==> flow/design.v <==
`timescale 1us / 1ps
module ARTAU(
    input radar_echo,
    input scan_for_target,
    input [31:0] jet_speed,
    input [31:0] max_safe_distance,
    input RST,
    input CLK,
    output reg radar_pulse_trigger,
    output reg [31:0] distance_to_target,
    output reg threat_detected,
    output reg [1:0] ARTAU_state
);
reg [31:0] distance1;   
reg [31:0] distance2;   
reg [11:0] elapsed_time;   
reg have_prev;          
parameter c0 = 300000000;   
parameter radar_pulse_duration = 300;   
parameter max_listen_time = 2000;   
parameter assess_timeout = 3000;   
wire [40:0] echo_product = c0 * elapsed_time;
wire [40:0] echo_distance = echo_product / 2000;
wire [11:0] elapsed_ms = elapsed_time / 1000;
wire [44:0] predicted_distance = distance2 + jet_speed * elapsed_ms;
always @(posedge CLK or posedge RST) begin
    if (RST) begin
        ARTAU_state <= 2'b00;   
        radar_pulse_trigger <= 0;
        distance_to_target <= 0;
        threat_detected <= 0;
        distance1 <= 0;
        elapsed_time <= 0;
        have_prev <= 0;
    end else begin
        case (ARTAU_state)
            2'b00:   
                if (scan_for_target) begin
                    radar_pulse_trigger <= 1;
                    ARTAU_state <= 2'b01;   
                end
            2'b01:   
                if (elapsed_time < radar_pulse_duration) begin
                    radar_pulse_trigger <= 1;
                    elapsed_time <= elapsed_time + 100;   
                end else begin
                    radar_pulse_trigger <= 0;
                    elapsed_time <= 0;
                    ARTAU_state <= 2'b10;   
                end
            2'b10:   
                if (elapsed_time < max_listen_time) begin
                    if (radar_echo) begin
                        distance1 <= distance2;
                        distance2 <= echo_distance[31:0];
                        elapsed_time <= 0;
                        if (have_prev) begin
                            ARTAU_state <= 2'b11;   
                        end else begin
                            have_prev <= 1;
                            radar_pulse_trigger <= 1;
                            ARTAU_state <= 2'b01;   
                        end
                    end else begin
                        elapsed_time <= elapsed_time + 100;
                    end
                end else begin
                    ARTAU_state <= 2'b00;
                    radar_pulse_trigger <= 0;
                    distance_to_target <= 0;
                    threat_detected <= 0;
                    elapsed_time <= 0;
                    have_prev <= 0;
                end
            2'b11:   
                if (elapsed_time < assess_timeout) begin
                    distance_to_target <= distance2;
                    threat_detected <= (predicted_distance < distance1) && distance2 < max_safe_distance;
                    if (scan_for_target) begin
                        radar_pulse_trigger <= 1;
                        elapsed_time <= 0;
                        ARTAU_state <= 2'b01;   
                    end else begin
                        elapsed_time <= elapsed_time + 100;
                    end
                end else begin
                    ARTAU_state <= 2'b00;
                    radar_pulse_trigger <= 0;
                    distance_to_target <= 0;
                    threat_detected <= 0;
                    elapsed_time <= 0;
                    have_prev <= 0;
                end
        endcase
    end
end
endmodule
module ECSU(
    input CLK,
    input RST,
    input thunderstorm,
    input [5:0] wind,
    input [1:0] visibility,
    input signed [7:0] temperature,
    output reg severe_weather,
    output reg emergency_landing_alert,
    output reg [1:0] ECSU_state
);
    parameter ALL_CLEAR = 2'b00;
    parameter CAUTION = 2'b01;
    parameter HIGH_ALERT = 2'b10;
    parameter EMERGENCY = 2'b11;
    reg [1:0] current_state, next_state;
    always @(posedge CLK or posedge RST) begin
        if (RST) begin
            current_state <= ALL_CLEAR;
        end else begin
            current_state <= next_state;
        end
    end
    always @(*) begin
        severe_weather = (current_state == HIGH_ALERT) || (current_state == EMERGENCY);
        emergency_landing_alert = (current_state == EMERGENCY);
        ECSU_state = current_state;
    end
    always @(*) begin
        next_state = current_state;
        case (current_state)
            ALL_CLEAR: begin
                if (wind >= 11 && wind <= 15)  
                    next_state = CAUTION;
                else if (visibility == 2'b01)  
                    next_state = CAUTION;
                else if (thunderstorm || wind > 15 || temperature > 35 || temperature < -35 || visibility == 2'b11) begin
                    next_state = HIGH_ALERT;
                end
            end
            CAUTION: begin
                if (wind <= 10 && visibility == 2'b00)  
                    next_state = ALL_CLEAR;
                else if (thunderstorm || wind > 15 || temperature > 35 || temperature < -35 || visibility == 2'b11) begin
                    next_state = HIGH_ALERT;
                end
            end
            HIGH_ALERT: begin
                if (temperature < -40 || temperature > 40 || wind > 20) begin
                    next_state = EMERGENCY;
                end else if (!thunderstorm && wind <= 10 && temperature >= -35 && temperature <= 35 && visibility != 2'b11) begin
                    next_state = CAUTION;
                end
            end
            EMERGENCY: begin
            end
        endcase
    end
endmodule
`timescale 1us / 1ps
module ICMS(
    input CLK,
    input RST,
    input radar_echo,
    input scan_for_target,
    input [31:0] jet_speed,
    input [31:0] max_safe_distance,
    input [5:0] wind,
    input thunderstorm,
    input [1:0] visibility,
    input signed [7:0] temperature,
    output radar_pulse_trigger,
    output [31:0] distance_to_target,
    output safe_to_engage,
    output threat_detected,
    output emergency_landing_alert,
    output [1:0] ECSU_state,  
    output [1:0] ARTAU_state
);
   wire severe_weather;
   ARTAU artau_inst (
       .radar_echo(radar_echo),
       .scan_for_target(scan_for_target),
       .jet_speed(jet_speed),
       .max_safe_distance(max_safe_distance),
       .RST(RST),
       .CLK(CLK),
       .radar_pulse_trigger(radar_pulse_trigger),
       .distance_to_target(distance_to_target),
       .threat_detected(threat_detected),
       .ARTAU_state(ARTAU_state)
   );
   ECSU ecsu_inst (
       .CLK(CLK),
       .RST(RST),
       .thunderstorm(thunderstorm),
       .wind(wind),
       .visibility(visibility),
       .temperature(temperature),
       .severe_weather(severe_weather),
       .emergency_landing_alert(emergency_landing_alert),
       .ECSU_state(ECSU_state)
   );
   assign safe_to_engage = (threat_detected) && (!severe_weather);
endmodule
# Tool chain data of ICMS
# The steps from the RTL of ICMS to its reports follow in flow order.
# Line numbers count from 1 in the design file above.
# Library cell names are shortened.
# A cell with - has no value.
# setup
design,ICMS
clock,CLK
library,sky130hd
pvt_corner,tt_025C_1v80

# After elaboration
# Source: Yosys, flattened and elaborated, memories not mapped. Widths are those after wreduce. Registers that Yosys merges into a memory's read port (data or address) are not register bits. Print and check cells do not count. Equal cells are merged and count once.
# classes
reduce_logical,30
compare,16
n_addsub,2
eq_ne,15
n_mul,2
n_logic,2
muxes,37
n_div,2
# op_table
cell,n
multiplier 32 x 12 -> 44 bit,1
divider 41 x 11 -> 41 bit (second input constant),1
multiplier 21 x 12 -> 33 bit (first input constant),1
divider 12 x 10 -> 32 bit (second input constant),1
case mux 32 bit (select 2 bit),1
two-way mux 32 bit,2
two-way mux 12 bit,5
adder 32 x 45 -> 45 bit,1
less-than comparator 45 x 32 -> 1 bit,1
case mux 12 bit (select 3 bit),1
less-than comparator 32 bit,1
two-way mux 2 bit,12
greater-than comparator 8 x 7 -> 1 bit (second input constant),2
less-than comparator 8 x 7 -> 1 bit (second input constant),2
less-than comparator 12 x 11 -> 1 bit (second input constant),1
less-than comparator 12 bit (second input constant),1
adder 12 x 7 -> 12 bit (second input constant),1
less-than comparator 12 x 9 -> 1 bit (second input constant),1
AND reduction 3 bit,4
less-or-equal comparator 6 x 4 -> 1 bit (second input constant),2
two-way mux 1 bit,11
equality test 2 bit (second input constant),5
logical AND 1 bit,8
!= test 2 bit (second input constant),4
greater-or-equal comparator 8 x 7 -> 1 bit (second input constant),1
less-or-equal comparator 8 x 7 -> 1 bit (second input constant),1
case mux 2 bit (select 4 bit),1
logical OR 1 bit,7
# Other operator kinds: 17; their cells: 26.
# bits
output_inout_bits,40
input_bits,85
word_cells,115
regBits,115

# Logic depth
# Yosys ltp: most cells in a row. Word level: on the elaborated netlist, between registers, memories and ports. Mapped: between sequential cells and ports; inverters and the memories' decode and read muxes count.
# logic_depth
word_depth,9
ABC_AREA,0
depth_mapped,119

# After synthesis
# Source: synth_stat.txt of the flow (Yosys; design flattened, memories mapped). It holds for the ABC_AREA given above (unset counts as 0); a run with the other value may have another netlist.
# The area totals of this step are shown rounded.
# synth_totals
yosys_area_um2,25000
cell_count,3088
seq_area_um2,2900
ffs,110
# types
type,n
ha_1,313
dfrtp_1,79
fa_1,77
nand2_1,303
a21oi_1,227
inv_1,272
xnor2_1,110
edfxtp_1,31
nor2_1,166
o21ai_0,115
mux2_2,45
xor2_1,52
o21bai_1,58
o211ai_1,50
nor3_1,70
mux2i_1,33
a22o_1,36
nand3_1,60
# Not listed: further types 131, cells in them 991.
# The figures by module come from a second, unflattened synthesis with its own total; it is not the netlist above.
# unflattened
cells_unflattened,3135
area_unflattened_um2,25000
# Each row is one instance without its submodules.
# by_module
mod,n_cells,mod_area_um2,n_inst
ARTAU,3080,25000,1
ECSU,54,410,1
ICMS,1,14,1

# Worst setup path after synthesis
# Source: OpenSTA report_checks on the synthesized netlist (no wires, ideal clock, input and output delay 20% of the period each), path of least setup slack; recovery checks are left aside. Register names are those of the netlist, which keeps one name where synthesis merged equal registers.
# synth_timing
kind,reg-to-reg
startpoint,reg artau_inst.elapsed_time[3]
endpoint,reg artau_inst.distance2[0]
arrival_time_ns,26.620
n_path_buf,9
clock_period_ns,30.0
required_ns,29.730
stages,105
path_delay_ns,26.890
t_first_pin_ns,0.000
path_slack_ns,3.110
synth_period_reached_ns,26.89
# "path_delay_ns" is the arrival time less input delay plus setup time.
# "stages": output pins that drive a net of the path, with the launching flip-flop's if there is one; two outputs of one cell count as two.
# "synth_period_reached_ns" = period - worst setup slack (recovery checks aside). The figure is calculated, with input and output delays left at 20% of the set period.
# The rows between start and end are the longest chain of elaborated cells between them; the timing report does not say that the signal goes this way. Where chains are equally long, one stands for them.
# Each line given opens the expression or statement behind the cell; cells for indexed reads and writes are added by Yosys, which also makes memories of some case tables.
# A register here has more assigning lines than the two given.
# The path ends at the data pin of a flip-flop with enable; ways to the enable are not counted.
# synth_via
cell_sequence,dfrtp_1 fa_1 ha_1 fa_1 inv_1 fa_1 fa_1 inv_1 ha_1 a21oi_1 o21ai_0 or4_1 mux2_2 and2_1 buf_2 or4_4 o211ai_2 mux2i_1 [69 not listed] nand2_1 nor4_1 o311ai_4 and2_1 clkbuf_1 xnor2_1 ha_1 inv_1 nor4_4 a31oi_2 inv_1 ha_1 nor3b_1 nor4bb_1 a21oi_1 o221a_2 o22ai_1 nand4_1
elab_chain_len,2
cells_between,2
cone_lines,2
classes_between,mul: 1; div: 1
# synth_rtl
item,line_no,rtl
from (decl),16,reg [11:0] elapsed_time;
from (assign),45,elapsed_time <= elapsed_time + 100;
from (assign),65,elapsed_time <= elapsed_time + 100;
multiplier 21 x 12 -> 33 bit,22,
divider 41 x 11 -> 41 bit,23,
to (assign),55,distance2 <= echo_distance[31:0];
to (decl),15,reg [31:0] distance2;
# Nets of the timed path that keep an RTL name, with a line that drives or declares them; the list need not be complete.
# synth_named_nets
signal,line_no
artau_inst.echo_distance[28],23
artau_inst.echo_distance[5],23
artau_inst.echo_distance[3],23

# Worst path after layout
# Path of least setup slack in the final report of stored run 2 (OpenROAD, finished layout, wires in). Where an end is a register, its clock arrival counts in the times.
# layout_timing
kind,reg-to-reg
startpoint,reg artau_inst.elapsed_time[3]
endpoint,reg artau_inst.distance2[0]
arrival_time_ns,29.55
n_path_buf,6
clock_period_ns,30.8
t_first_pin_ns,0.40
required_ns,30.95
path_slack_ns,1.40
stages,101
# The rows between start and end are the longest chain of elaborated cells between them; the timing report does not say that the signal goes this way. Where chains are equally long, one stands for them.
# A register here has more assigning lines than the two given.
# The path ends at the data pin of a flip-flop with enable; ways to the enable are not counted.
# layout_via
cell_sequence,dfrtp_1 fa_1 ha_1 fa_1 inv_1 fa_1 fa_1 inv_1 ha_1 nand4_1 nor3_1 a32o_1 mux2_2 and2_1 or4_4 o211ai_2 mux2i_1 a21boi_4 [65 not listed] buf_4 inv_1 ha_1 nand2b_1 or3_1 nor3_1 and4_1 a221o_1 nand3_2 a31oi_4 inv_1 ha_1 nor3b_2 nand4bb_1 mux2_1 o221a_2 o22ai_1 nand4_1
elab_chain_len,2
cells_between,2
cone_lines,2
classes_between,mul: 1; div: 1
# layout_rtl
item,line_no,rtl
from (decl),16,reg [11:0] elapsed_time;
from (assign),45,elapsed_time <= elapsed_time + 100;
from (assign),65,elapsed_time <= elapsed_time + 100;
multiplier 21 x 12 -> 33 bit,22,
divider 41 x 11 -> 41 bit,23,
to (assign),55,distance2 <= echo_distance[31:0];
to (decl),15,reg [31:0] distance2;
# Nets of the timed path that keep an RTL name, with a line that drives or declares them; the list need not be complete.
# layout_named_nets
signal,line_no
artau_inst.echo_distance[28],23
artau_inst.echo_distance[5],23
artau_inst.echo_distance[3],23

# Design ICMS on sky130hd. What follows are 5 stored runs of the flow, each under its own settings; their order means nothing. The constraints put input and output delay at 20% of the set period each and load the outputs with 0.01 pF.
# "period_reached_ns" means the clock period less the worst setup slack. The figure is calculated, with input and output delays left at 20% of the set period.
# "critical_path_time_ns" = time allowed to the worst setup path (clock period - input delay - output delay, where it has them) - its slack; a late launch clock adds to it, a late capture clock takes from it.
# Results are given in rounded form.
# Among the settings, -- means not set for that run.
# A result given as -- is not shown for that run.
name,stored run 1,stored run 2,stored run 3,stored run 4,stored run 5
ABC_AREA,0,--,--,--,1
CAP_MARGIN,25,20,20,20,20
CELL_PAD_IN_SITES_DETAIL_PLACEMENT,2,--,--,1,--
CELL_PAD_IN_SITES_GLOBAL_PLACEMENT,0,--,0,3,2
CORE_ASPECT_RATIO,1.06,--,1.54,0.69,1.0
CORE_MARGIN,4,2,2,4,2
CORE_UTILIZATION,40,40,51,48,40
CTS_CLUSTER_SIZE,68,--,--,--,68
HOLD_SLACK_MARGIN,0.29,--,-0.05,--,--
MAX_ROUTING_LAYER,met4,--,met4,--,--
SETUP_SLACK_MARGIN,2.23,--,4.19,-0.87,--
TNS_END_PERCENT,25,--,--,--,85
period_ns,26.8,30.8,30.0,35.3,26.8
SLEW_MARGIN,20,20,5,15,20
CTS_CLUSTER_DIAMETER,--,--,171,--,--
GPL_ROUTABILITY_DRIVEN,--,--,1,--,--
GPL_TIMING_DRIVEN,--,--,0,--,--
MIN_ROUTING_LAYER,--,--,--,met1,--
PLACE_DENSITY,--,--,--,0.88,--
critical_path_time_ns,--,29.40,26.87,--,23.86
critical_path_kind,--,reg-to-reg,reg-to-reg,--,reg-to-reg
timing.setup.ws_ns,--,1.4,3.1,--,2.9
total_die_area_um2,--,64000,50000,--,61000
final_util_pct,--,46,67,--,44
holdWs_ns,--,0.49,0.49,--,0.49
period_reached_ns,--,29.399,26.871,--,23.863
setup_tns_ns,--,0.000,0.000,--,0.000
post_synth_area_um2,--,25000,25000,--,24000
# Stored run 1: did not finish, routing stopped with ODB-0269
# Stored run 4: did not finish, placement stopped with GPL-0301
